==> flow/design.v <==
`timescale 1ns / 1ps
module button_debounce(
    input clk,
    input rst,
    input button_in,
    output reg button_flag
);
    reg [1:0] sync;           
    reg stable_state;         
    reg [19:0] counter;       
    localparam DEBOUNCE_TIME = 20'd125;    
    always @(posedge clk or posedge rst) begin
        if (rst) begin
            sync <= 2'b11;
            stable_state <= 1'b1;
            button_flag <= 1'b0;
            counter <= 20'd0;
        end else begin
            sync[1] <= sync[0];
            sync[0] <= button_in;
            if (sync[0] == sync[1]) begin
                if (sync[0] != stable_state) begin
                    if (counter == DEBOUNCE_TIME) begin
                        stable_state <= sync[0];
                        if (stable_state == 1'b0) begin
                            button_flag <= 1'b1;
                        end
                    end else begin
                        counter <= counter + 1;
                    end
                end else begin
                    counter <= 0;
                    button_flag <= 1'b0;
                end
            end else begin
                counter <= 0;
            end
        end
    end
endmodule
`timescale 1ns / 1ps
    module LCD_display(
        input clk,
        input rst,
        input update,               
        input [3:0] sw_p,
        input [127:0] line1,        
        input [127:0] line2,        
        input flag_counter,
        output reg rs,
        output reg rw,
        output reg en,
        output reg [7:0] data
    );
        reg [3:0] state;
        reg [27:0] delay_counter;
        reg [4:0] char_index;  
        localparam INIT        = 4'd0;
        localparam DISPLAY_ON  = 4'd1;
        localparam CLEAR_ON    = 4'd2;
        localparam SET_CURSOR1 = 4'd3;
        localparam WRITE_LINE1 = 4'd4;
        localparam SET_CURSOR2 = 4'd5;
        localparam WRITE_LINE2 = 4'd6;
        localparam IDLE        = 4'd7;
        localparam CHECK_UPDATE = 4'd8;  
        always @(posedge clk or posedge rst) begin
            if (rst) begin
                rs <= 0; rw <= 0; en <= 0;
                data <= 8'b0;
                state <= INIT;
                delay_counter <= 0;
                char_index <= 0;
            end else begin
                delay_counter <= delay_counter + 1;
                case (state)
                    INIT: begin
                        if (delay_counter <= 5) begin
                            en <= 1; rs <= 0; rw <= 0; data <= 8'b00111000;  
                        end else if (delay_counter < 10) begin
                            en <= 0;
                        end else begin
                            delay_counter <= 0;
                            state <= DISPLAY_ON;
                        end
                    end
                    DISPLAY_ON: begin
                        if (delay_counter <= 5) begin
                            en <= 1; rs <= 0; rw <= 0; data <= 8'b00001100;  
                        end else if (delay_counter < 10) begin
                            en <= 0;
                        end else begin
                            delay_counter <= 0;
                            state <= CLEAR_ON;
                        end
                    end
                    CLEAR_ON: begin
                        if (delay_counter <= 5) begin
                            en <= 1; rs <= 0; rw <= 0; data <= 8'b00000001;  
                        end else if (delay_counter < 10) begin
                            en <= 0;
                        end else begin
                            delay_counter <= 0;
                            state <= SET_CURSOR1;
                        end
                    end
                    SET_CURSOR1: begin
                        if (delay_counter <= 5) begin
                            en <= 1; rs <= 0; rw <= 0; data <= 8'b10000000;  
                        end else if (delay_counter < 10) begin
                            en <= 0;
                        end else begin
                            delay_counter <= 0;
                            state <= WRITE_LINE1;
                        end
                    end
                    WRITE_LINE1: begin
                        if (char_index < 16) begin
                            if (delay_counter <= 5) begin
                                en <= 1; rs <= 1; rw <= 0; data <= (line1 >> (8 * (15 - char_index))) & 8'hFF;  
                            end else if (delay_counter < 10) begin
                                en <= 0;
                            end else begin
                                delay_counter <= 0;
                                char_index <= char_index + 1;
                            end
                        end else begin
                            delay_counter <= 0;
                            char_index <= 0;
                            state <= SET_CURSOR2;
                        end
                    end
                    SET_CURSOR2: begin
                        if (delay_counter <= 5) begin
                            en <= 1; rs <= 0; rw <= 0; data <= 8'b11000000;  
                        end else if (delay_counter < 10) begin
                            en <= 0;
                        end else begin
                            delay_counter <= 0;
                            state <= WRITE_LINE2;
                        end
                    end
                    WRITE_LINE2: begin
                        if (char_index < 16) begin
                            if (delay_counter <= 5) begin
                                en <= 1; rs <= 1; rw <= 0; data <= (line2 >> (8 * (15 - char_index))) & 8'hFF;  
                            end else if (delay_counter < 10) begin
                                en <= 0;
                            end else begin
                                delay_counter <= 0;
                                char_index <= char_index + 1;
                            end
                        end else begin
                            delay_counter <= 0;
                            char_index <= 0;
                            state <= IDLE;
                        end
                    end
                    IDLE: begin
                        en <= 0;
                        if (update || sw_p[0] || sw_p[1] || sw_p[2] || sw_p[3]) begin
                            state <= CHECK_UPDATE;
                            delay_counter <= 0;
                        end
                        else if (!update || !sw_p[0] || !sw_p[2] || !sw_p[3]) begin
                            state <= CHECK_UPDATE;
                            delay_counter <= 0;
                        end
                    end
                    CHECK_UPDATE: begin
                       if(delay_counter >= 1250) begin
                         state <= CLEAR_ON;
                         delay_counter <= 0;
                        end
                    end
                endcase
            end
        end
    endmodule
`timescale 1ns / 1ps
module top_button_handler(
    input wire clk,
    input wire rst,
    input wire [3:0] btn,                
    input wire [3:0] sw_p,               
    input wire sw_au,                    
    input wire update_money,
    output reg [3:0] seg_0_data,         
    output reg [3:0] seg_1_data,         
    output reg [3:0] seg_2_data,         
    output reg [3:0] seg_3_data,          
    output wire rs, rw, en,
    output reg [3:0] led,
    output wire [7:0] data
);
    localparam SHOW_TIME = 62500;        
    localparam SHOW_STEP = 12500;        
    reg [7:0] product_count_ready[4:0];  
    reg [7:0] money;                
    reg [7:0] price[4:0];               
    reg [7:0] price_to_pay;                
    reg [7:0] unit;                
    reg [7:0] dozen;                
    reg [7:0] product_count_current;       
    reg [7:0] selected_product;            
    reg [3:0] flag_led;
    integer i;                           
    reg [127:0] lcd_line1;               
    reg [127:0] lcd_line2;                
    reg [31:0] counter;
    reg [1:0] flag_counter;
    reg [7:0] count_down;
    reg [7:0] pcc_n;                     
    reg [7:0] ptp_n;                     
    reg [7:0] unit_n;
    reg [7:0] dozen_n;
    reg [7:0] pcr_n;                     
    wire btn0_flag, btn1_flag, btn2_flag, btn3_flag;
    button_debounce db0 (.clk(clk), .rst(rst), .button_in(btn[0]), .button_flag(btn0_flag));
    button_debounce db1 (.clk(clk), .rst(rst), .button_in(btn[1]), .button_flag(btn1_flag));
    button_debounce db2 (.clk(clk), .rst(rst), .button_in(btn[2]), .button_flag(btn2_flag));
    button_debounce db3 (.clk(clk), .rst(rst), .button_in(btn[3]), .button_flag(btn3_flag));
    LCD_display lcd_inst (
        .clk(clk),
        .rst(rst),
        .line1(lcd_line1),
        .line2(lcd_line2),
        .rs(rs),
        .rw(rw),
        .en(en),
        .data(data),
        .update(sw_au),
        .sw_p(sw_p),
        .flag_counter(flag_counter[0])
    );
    always @(posedge clk) begin
        case (sw_p)
            4'b0001: begin
                selected_product <= 8'd0;  
                flag_led <= 4'b0001;
            end
            4'b0010: begin
                selected_product <= 8'd1;  
                flag_led <= 4'b0010;
            end
            4'b0100: begin
                selected_product <= 8'd2;  
                flag_led <= 4'b0100;
            end
            4'b1000: begin
                selected_product <= 8'd3;  
                flag_led <= 4'b1000;
            end
            4'b0000: begin
                selected_product <= 8'd4;
                flag_led <= 4'b0000;
            end
            default: begin
                selected_product <= 8'd5;  
                flag_led <= 4'b0000;
            end
        endcase
    end
    always @(posedge clk or posedge rst) begin
        if (rst) begin
            money <= 8'd0;
            price[0] <= 8'd0;  
            price[1] <= 8'd0;  
            price[2] <= 8'd0;  
            price[3] <= 8'd0;  
            price[4] <= 8'd0;  
            counter <= 32'd0;
            flag_counter <= 2'd0;
            product_count_current <= 8'd0;
            price_to_pay <= 8'd0;
            count_down <= 8'd0;
            unit <= 8'd0;
            dozen <= 8'd0;
            for (i = 0; i <= 4; i = i + 1) begin
                product_count_ready[i] <= 8'd0;  
            end
            lcd_line1 <= 128'd0;
            lcd_line2 <= 128'd0;
            seg_0_data <= 4'd0;
            seg_1_data <= 4'd0;
            seg_2_data <= 4'd0;
            seg_3_data <= 4'd0;
            led <= 4'd0;
            pcc_n = 8'd0;
            ptp_n = 8'd0;
            unit_n = 8'd0;
            dozen_n = 8'd0;
            pcr_n = 8'd0;
        end else begin
            pcc_n = product_count_current;
            ptp_n = price_to_pay;
            unit_n = unit;
            dozen_n = dozen;
            pcr_n = 8'd0;
            seg_0_data <= money % 10;
            seg_1_data <= (money / 10) % 10;
            seg_2_data <= (money / 100) % 10;
            seg_3_data <= (money / 1000) % 10;
            if (sw_au == 0) begin
                if (selected_product != 4 && selected_product != 5) begin
                    pcr_n = product_count_ready[selected_product];
                    if(flag_counter == 1) begin
                         lcd_line1 <= {8'h20, 8'h20, 8'h20, 8'h20, 8'h53, 8'h55, 8'h43, 8'h43, 8'h45, 8'h53, 8'h53, 8'h21, 8'h20, 8'h20, 8'h20, 8'h20};
                         lcd_line2 <= {8'h20, 8'h20, 8'h20, 8'h20, 8'h20, 8'h20, 8'h20, 8'h36 - count_down, 8'h20, 8'h20, 8'h20, 8'h20, 8'h20, 8'h20, 8'h20, 8'h20};
                         if(counter < SHOW_TIME) begin
                            if (counter % SHOW_STEP == 0) begin
                                count_down <= count_down + 1;
                                if (led != 4'b0000)
                                    led <= 4'b0000;
                                else led <= flag_led;
                            end
                            counter <= counter + 1;
                         end else begin
                            counter <= 0;
                            flag_counter <= 0;
                            count_down <= 0;
                            led <= 4'b0000;
                         end
                    end else if (flag_counter == 2) begin
                        lcd_line1 <= {8'h4E, 8'h4F, 8'h54, 8'h20, 8'h45, 8'h4E, 8'h4F, 8'h55, 8'h47, 8'h48, 8'h20, 8'h4D, 8'h4F, 8'h4E, 8'h45, 8'h59};
                        lcd_line2 <= {8'h20, 8'h20, 8'h20, 8'h20, 8'h20, 8'h20, 8'h20, 8'h36 - count_down, 8'h20, 8'h20, 8'h20, 8'h20, 8'h20, 8'h20, 8'h20, 8'h20};
                        if(counter < SHOW_TIME) begin
                             if (counter % SHOW_STEP == 0)
                               count_down <= count_down + 1;
                            counter <= counter + 1;
                         end else begin
                            counter <= 0;
                            flag_counter <= 0;
                            count_down <= 0;
                         end
                       end
                    if (btn0_flag) begin
                        if (pcc_n < 9 && pcc_n < pcr_n)
                            pcc_n = pcc_n + 1;
                        ptp_n = price[selected_product] * pcc_n;
                        unit_n = ptp_n % 10;
                        dozen_n = ptp_n / 10;
                    end
                    if (btn1_flag) begin
                        if (pcc_n > 0)
                            pcc_n = pcc_n - 1;
                        ptp_n = price[selected_product] * pcc_n;
                        unit_n = ptp_n % 10;
                        dozen_n = ptp_n / 10;
                    end
                    if (btn2_flag && pcr_n > 0) begin
                         if (money >= ptp_n && pcc_n > 0) begin
                             money <= money - ptp_n;
                             pcr_n = pcr_n - pcc_n;
                             product_count_ready[selected_product] <= pcr_n;
                             pcc_n = 0;
                             ptp_n = 0;
                             unit_n = 0;
                             dozen_n = 0;
                             flag_counter <= 1;
                         end
                         else if (pcc_n > 0) flag_counter <= 2;
                    end
                    if (flag_counter == 0) begin
                        lcd_line1 <= {8'h52, 8'h65, 8'h61, 8'h64, 8'h79, 8'h3A, 8'h30 + pcr_n,   
                                     8'h20, 8'h50, 8'h72, 8'h69, 8'h63, 8'h65, 8'h3A, 8'h30 + price[selected_product], 8'h20};   
                        if (ptp_n < 10) begin
                            lcd_line2 <= {8'h43, 8'h6F, 8'h75, 8'h6E, 8'h74, 8'h3A, 8'h30 + pcc_n,   
                                        8'h20, 8'h50, 8'h72, 8'h69, 8'h63, 8'h65, 8'h3A, 8'h30 + ptp_n, 8'h20};   
                        end
                        else begin
                            lcd_line2 <= {8'h43, 8'h6F, 8'h75, 8'h6E, 8'h74, 8'h3A, 8'h30 + pcc_n,   
                                        8'h20, 8'h50, 8'h72, 8'h69, 8'h63, 8'h65, 8'h3A, 8'h30 + dozen_n , 8'h30 + unit_n};   
                        end
                    end
                end
                else if(selected_product == 4) begin  
                    if (btn0_flag && money < 9995) money <= money + 5;
                    if (btn1_flag && money < 9990) money <= money + 10;
                    if (btn2_flag) money <= 0;
                    lcd_line1 <= {8'h50, 8'h31, 8'h3A, 8'h30 + price[0], 8'h24, 8'h5F, 8'h30 + product_count_ready[0],  
                                 8'h20, 8'h20,
                                 8'h50, 8'h32, 8'h3A, 8'h30 + price[1], 8'h24, 8'h5F, 8'h30 + product_count_ready[1]};   
                    lcd_line2 <= {8'h50, 8'h33, 8'h3A, 8'h30 + price[2], 8'h24, 8'h5F, 8'h30 + product_count_ready[2],  
                                 8'h20, 8'h20,
                                 8'h50, 8'h34, 8'h3A, 8'h30 + price[3], 8'h24, 8'h5F, 8'h30 + product_count_ready[3]};   
                end
                else if(selected_product == 5) begin  
                    lcd_line1 <= {8'h4F, 8'h4E, 8'h4C, 8'h59, 8'h5F, 8'h31, 8'h5F, 8'h53, 8'h57, 8'h49, 8'h54, 8'h43, 8'h48, 8'h5F, 8'h4F, 8'h4E};
                    lcd_line2 <= {8'h20, 8'h20, 8'h20, 8'h20, 8'h20, 8'h20, 8'h20,
                                 8'h20, 8'h20, 8'h20, 8'h20, 8'h20, 8'h20, 8'h20, 8'h20, 8'h20};
                end
            end else begin
                 pcc_n = 8'd0;
                 ptp_n = 8'd0;
                if (selected_product != 4 && selected_product != 5) begin
                    if (btn0_flag) begin
                        if (price[selected_product] < 9)
                            price[selected_product] <= price[selected_product] + 1;
                    end
                    else if (btn1_flag) begin
                         if (price[selected_product] > 1)
                            price[selected_product] <= price[selected_product] - 1;
                    end
                    else if (btn2_flag) begin
                        if (product_count_ready[selected_product] < 9) begin
                            product_count_ready[selected_product] <= product_count_ready[selected_product] + 1;
                        end
                    end
                    else if (btn3_flag) begin
                        price[selected_product] <= 0;
                        product_count_ready[selected_product] <= 0;
                    end
                    lcd_line1 <= {8'h20, 8'h20, 8'h41, 8'h44, 8'h4D, 8'h49, 8'h4E, 8'h20, 8'h4D, 8'h4F, 8'h44, 8'h45, 8'h20, 8'h31 + selected_product, 8'h20, 8'h20};
                    lcd_line2 <= {8'h50, 8'h72, 8'h69, 8'h63, 8'h65, 8'h3A, 8'h30 + price[selected_product], 8'h24,  
                                  8'h20, 8'h20, 8'h20,  
                                  8'h4E, 8'h75, 8'h6D, 8'h3A, 8'h30 + product_count_ready[selected_product]};  
                end
                 else begin
                     lcd_line1 <= {8'h20, 8'h20, 8'h41, 8'h44, 8'h4D, 8'h49, 8'h4E,
                                   8'h20, 8'h4D, 8'h4F, 8'h44, 8'h45, 8'h20, 8'h20, 8'h20, 8'h20};
                     lcd_line2 <= {8'h20, 8'h20, 8'h20, 8'h20, 8'h20, 8'h20, 8'h20,
                                   8'h20, 8'h20, 8'h20, 8'h20, 8'h20, 8'h20, 8'h20, 8'h20, 8'h20};
                 end
            end
            product_count_current <= pcc_n;
            price_to_pay <= ptp_n;
            unit <= unit_n;
            dozen <= dozen_n;
        end
    end
endmodule
From RTL to reports: top_button_handler
What the tools print for top_button_handler, step after step.
Lines are those of the file above, counted from 1.
Library cell names are shortened.
{ "setup": {"top": "top_button_handler", "clock_port": "clk", "lib": "sky130hd", "lib_corner": "tt_025C_1v80"} }

Word-level counts
Counts by Yosys on the flattened word-level netlist (proc, flatten, opt, wreduce). Print and check cells are left out.
{ "op_classes": {"n_cmp": 17, "n_reduce_logical": 81, "div_mod_pow": 12, "addsub": 36, "n_shift": 2, "mux": 300, "mul": 2, "equal": 100, "bitwise": 1} }
{ "ops": {"columns": ["operator", "count"], "rows": [
  ["two-way mux 128 bit", 14],
  ["two-way mux 8 bit", 204],
  ["modulo 32 x 14 -> 32 bit (second input constant)", 1],
  ["modulo 32 x 4 -> 32 bit (second input constant)", 3],
  ["divider 8 x 4 -> 32 bit (second input constant)", 3],
  ["modulo 8 x 4 -> 32 bit (second input constant)", 3],
  [">> shifter 128 x 32 -> 8 bit", 2],
  ["divider 8 x 10 -> 32 bit (second input constant)", 1],
  ["two-way mux 20 bit", 12],
  ["divider 8 x 7 -> 32 bit (second input constant)", 1],
  ["two-way mux 28 bit", 6],
  ["adder 6 x 8 -> 8 bit (first input constant)", 16],
  ["multiplier 8 x 8 -> 8 bit", 2],
  ["two-way mux 127 bit", 1],
  ["parallel mux 28 bit (select 4 bit)", 1],
  ["two-way mux 32 bit", 3],
  ["adder 20 x 1 -> 20 bit (second input constant)", 4],
  ["== test 20 x 7 -> 1 bit (second input constant)", 4],
  ["parallel mux 8 bit (select 5 bit)", 2],
  ["two-way mux 4 bit", 18],
  ["!= test 2 bit (second input constant)", 35],
  ["AND reduction 10 bit", 6],
  ["parallel mux 8 bit (select 7 bit)", 1],
  ["!= test 3 bit (second input constant)", 16],
  ["AND reduction 9 bit", 5],
  ["parallel mux 4 bit (select 9 bit)", 1],
  ["nonzero test 2 bit", 16],
  ["adder 32 x 1 -> 32 bit (second input constant)", 1]
]} }
Other operator kinds: 63; their cells: 169.
{ "bits": {"in_bits": 12, "out_inout_bits": 31, "register_bits": 589} }

Longest topological paths
Depth = most cells in a row (Yosys ltp): at word level without a register or memory, in the mapped netlist without a sequential cell, where the memories' decode and read muxes count.
{ "logic_depth": {"ltp_word": 33, "ABC_AREA": 0, "ltp_mapped": 80, "depth_no_buf": 67} }

Mapped cells and area
The flow's flattened synthesis, as Yosys stat reports it; memories are mapped. The netlist is that of the ABC_AREA named above (0 if unset); the other value can give another one.
{ "by_type": {"columns": ["cell", "count", "area_total_um2"], "rows": [
  ["dfrtp_1", 453, 1.13E+04],
  ["nor2_1", 547, 2.05E+03],
  ["nand2_1", 484, 1.82E+03],
  ["xnor2_1", 202, 1.77E+03],
  ["ha_1", 122, 1.53E+03],
  ["a21oi_1", 301, 1.51E+03],
  ["o21ai_0", 281, 1.41E+03],
  ["xor2_1", 130, 1.14E+03],
  ["mux2i_1", 104, 1.04E+03],
  ["clkbuf_1", 205, 769.488],
  ["mux2_2", 67, 754.474],
  ["inv_1", 173, 649.373],
  ["nand3_1", 125, 625.6],
  ["fa_1", 26, 520.499],
  ["nor3_1", 90, 450.432],
  ["o211ai_1", 56, 420.403],
  ["a21o_1", 55, 412.896],
  ["a31oi_1", 64, 400.384]
]} }
Not listed: further types 128, cells in them 1157.
{ "synth_totals": {"cells": 4642, "seqArea_um2": 11843.9, "mapped_area_um2": 38245.4, "ffs": 474} }
By module: a second synthesis without flattening, with its own total; a netlist apart from the flattened one above.
{ "hier_totals": {"cells_unflattened": 4888, "hier_area_um2": 41110.7} }
Rows give one instance, submodules left out.
{ "modules": {"columns": ["module", "seq_area_um2", "instances", "mod_area_um2", "n_cells"], "rows": [
  ["top_button_handler", 8097.8, 1, 31179.9, 3921],
  ["button_debounce", 604.3, 4, 1287.5, 127],
  ["LCD_display", 1302.5, 1, 4780.8, 459]
]} }

Worst setup path after synthesis
Source: OpenSTA report_checks on the synthesized netlist (no wires, ideal clock, input and output delay 20% of the period each), path of least setup slack; recovery checks are left aside. Register names are those of the netlist, which keeps one name where synthesis merged equal registers.
{ "synth_path": {"kind": "flip-flop to flip-flop", "from": "reg counter[29]", "to": "reg count_down[4]", "required_ps": 21922, "delay_ps": 17892, "n_path_buf": 10, "setup_slack_ps": 4108, "t_first_pin_ps": 0, "stages": 74, "tclk_ps": 22000, "setup_time_ps": 78, "arrival_time_ps": 17814, "period_less_setup_slack_ps": 17892} }
"delay_ps" = arrival - input delay + setup time.
"stages" counts driving pins, that of a launching flip-flop among them; a cell with two outputs on the path counts twice.
"period_less_setup_slack_ps" = period - worst setup slack (recovery checks aside). The figure is calculated, with input and output delays left at 20% of the set period.
Between the ends stands the longest chain of elaborated cells between them, by number of cells; it is not shown to be the way that was timed. Of several equally long chains one is given.
A line is the first line of the expression or statement that the cell stems from. Yosys adds cells for indexed reads and writes and turns some case tables into memories.
A register here has more assigning lines than the two given.
{ "synth_via": {"path_cell_list": "dfrtp_1 buf_2 nor4_4 o21a_1 buf_4 o211a_4 nand4_4 a211oi_2 mux2_2 o211ai_2 buf_4 o21ai_2 mux2_2 o31ai_4 o21ai_2 or3_1 and3_1 a31oi_2 [... 38 more ...] mux2_2 o31ai_2 o21ai_1 a31oi_1 xnor2_1 a31oi_2 nor2_1 a21oi_2 mux2i_1 xnor2_1 a2111o_1 o22a_1 o22ai_1 o2111a_2 a21oi_1 buf_6 or4_1 a21oi_1", "elab_chain_len": 6, "cells_between": 7, "cone_classes": "div: 1; compare: 1; mux: 4; reduce/logical: 1"} }
{ "synth_lines": {"columns": ["element", "line_no", "text"], "rows": [
  ["start, declared", 210, "reg [31:0] counter;"],
  ["start, assigned", 317, "counter <= counter + 1;"],
  ["start, assigned", 330, "counter <= counter + 1;"],
  ["modulo 32 x 14 -> 32 bit", 328, "if (counter % SHOW_STEP == 0)"],
  ["zero test 32 bit", 328, null],
  ["two-way mux 8 bit", 328, null],
  ["two-way mux 8 bit", 327, "if(counter < SHOW_TIME) begin"],
  ["two-way mux 8 bit", 324, "end else if (flag_counter == 2) begin"],
  ["two-way mux 8 bit", 307, "if(flag_counter == 1) begin"],
  ["end, assigned", 312, "count_down <= count_down + 1;"],
  ["end, assigned", 329, "count_down <= count_down + 1;"],
  ["end, declared", 212, "reg [7:0] count_down;"]
]} }

Path in the finished layout
From the final timing report of run 1: the path of least setup slack in the routed layout; clock arrival at registers is part of the times.
The report prints the path's times to 10 ps; the period is as set.
{ "layout_path": {"kind": "flip-flop to flip-flop", "from": "reg counter[24]", "to": "reg count_down[4]", "tclk_ps": 22000, "arrival_time_ps": 21980, "n_path_buf": 5, "t_first_pin_ps": 640, "setup_time_ps": 70, "required_ps": 22560, "stages": 69, "setup_slack_ps": 590} }
Between the ends stands the longest chain of elaborated cells between them, by number of cells; it is not shown to be the way that was timed. Of several equally long chains one is given.
A register here has more assigning lines than the two given.
{ "layout_via": {"path_cell_list": "dfrtp_1 o211ai_2 o21a_1 o311ai_1 nand4_4 a211oi_2 mux2_2 o211ai_2 o211ai_2 xnor2_1 o31ai_4 o221ai_1 a22oi_1 nor2_1 a21oi_1 or4b_4 o31ai_4 buf_4 [... 33 more ...] a211o_1 a22oi_2 or4_1 o221a_2 a22oi_1 o31ai_2 a31oi_1 o21ai_1 a222oi_1 xnor2_1 a2111o_1 o22a_1 o22ai_1 o2111a_2 a21oi_1 buf_4 or4_1 a21oi_1", "elab_chain_len": 6, "cells_between": 7, "cone_classes": "div: 1; compare: 1; mux: 4; reduce/logical: 1"} }
{ "layout_lines": {"columns": ["element", "line_no", "text"], "rows": [
  ["start, declared", 210, "reg [31:0] counter;"],
  ["start, assigned", 317, "counter <= counter + 1;"],
  ["start, assigned", 330, "counter <= counter + 1;"],
  ["modulo 32 x 14 -> 32 bit", 328, "if (counter % SHOW_STEP == 0)"],
  ["zero test 32 bit", 328, null],
  ["two-way mux 8 bit", 328, null],
  ["two-way mux 8 bit", 327, "if(counter < SHOW_TIME) begin"],
  ["two-way mux 8 bit", 324, "end else if (flag_counter == 2) begin"],
  ["two-way mux 8 bit", 307, "if(flag_counter == 1) begin"],
  ["end, assigned", 312, "count_down <= count_down + 1;"],
  ["end, assigned", 329, "count_down <= count_down + 1;"],
  ["end, declared", 212, "reg [7:0] count_down;"]
]} }

--- measured runs ---
Flow measurements of top_button_handler on sky130hd: 3 stored runs with different settings, listed in no order. Input and output delays are each 20% of the period that was set; the output load is 0.01 pF.
"period_reached_ps" means the clock period less the worst setup slack. The figure is calculated, with input and output delays left at 20% of the set period.
"worst_path_ps" means the part of the period allowed to the worst setup path (the constraints hold back 20% at inputs and 20% at outputs) less its slack; where the path has registers, the arrival times of their clocks count too.
"worst_path_ps" is given in steps of 10 ps.
[
  {
    "run": "run 1",
    "settings": { "GPL_ROUTABILITY_DRIVEN": 0, "SETUP_SLACK_MARGIN": -1.78, "SLEW_MARGIN": 15, "period_ns": 22.0, "CAP_MARGIN": 20, "CORE_MARGIN": 2, "CORE_UTILIZATION": 40 },
    "results": { "period_reached_ps": 21412, "synthArea_um2": 38245.4, "utilization_frac": 0.443, "worst_path_ps": 21410, "critical_path_kind": "flip-flop to flip-flop", "die_um2": 98103.6, "setup_ws_ps": 588, "fin_hold_ws_ps": 379 }
  },
  {
    "run": "run 2",
    "settings": { "ABC_AREA": 1, "CAP_MARGIN": 40, "CELL_PAD_IN_SITES_DETAIL_PLACEMENT": 2, "CORE_UTILIZATION": 28, "CTS_CLUSTER_DIAMETER": 299, "GPL_ROUTABILITY_DRIVEN": 0, "GPL_TIMING_DRIVEN": 0, "MAX_ROUTING_LAYER": "met5", "PLACE_DENSITY_LB_ADDON": 0.07, "SETUP_SLACK_MARGIN": 3.39, "SLEW_MARGIN": 20, "TNS_END_PERCENT": 65, "period_ns": 37.0, "CORE_MARGIN": 2 },
    "results": { "period_reached_ps": 18067, "synthArea_um2": 38275.5, "utilization_frac": 0.32, "worst_path_ps": 18070, "critical_path_kind": "flip-flop to flip-flop", "die_um2": 139670.0, "setup_ws_ps": 18933, "fin_hold_ws_ps": 383 }
  },
  {
    "run": "run 3",
    "settings": { "ABC_AREA": 1, "CELL_PAD_IN_SITES_DETAIL_PLACEMENT": 1, "CELL_PAD_IN_SITES_GLOBAL_PLACEMENT": 2, "CORE_ASPECT_RATIO": 0.83, "CORE_MARGIN": 3, "CORE_UTILIZATION": 31, "CTS_CLUSTER_SIZE": 30, "GPL_ROUTABILITY_DRIVEN": 0, "GPL_TIMING_DRIVEN": 1, "MAX_ROUTING_LAYER": "met5", "MIN_ROUTING_LAYER": "met2", "PLACE_DENSITY_LB_ADDON": 0.13, "SETUP_SLACK_MARGIN": 2.14, "TNS_END_PERCENT": 70, "period_ns": 32.1, "CAP_MARGIN": 20, "SLEW_MARGIN": 20 },
    "results": { "period_reached_ps": 19759, "synthArea_um2": 38275.5, "utilization_frac": 0.348, "worst_path_ps": 19760, "critical_path_kind": "flip-flop to flip-flop", "die_um2": 127740.0, "setup_ws_ps": 12341, "fin_hold_ws_ps": 381 }
  }
]
--- end ---
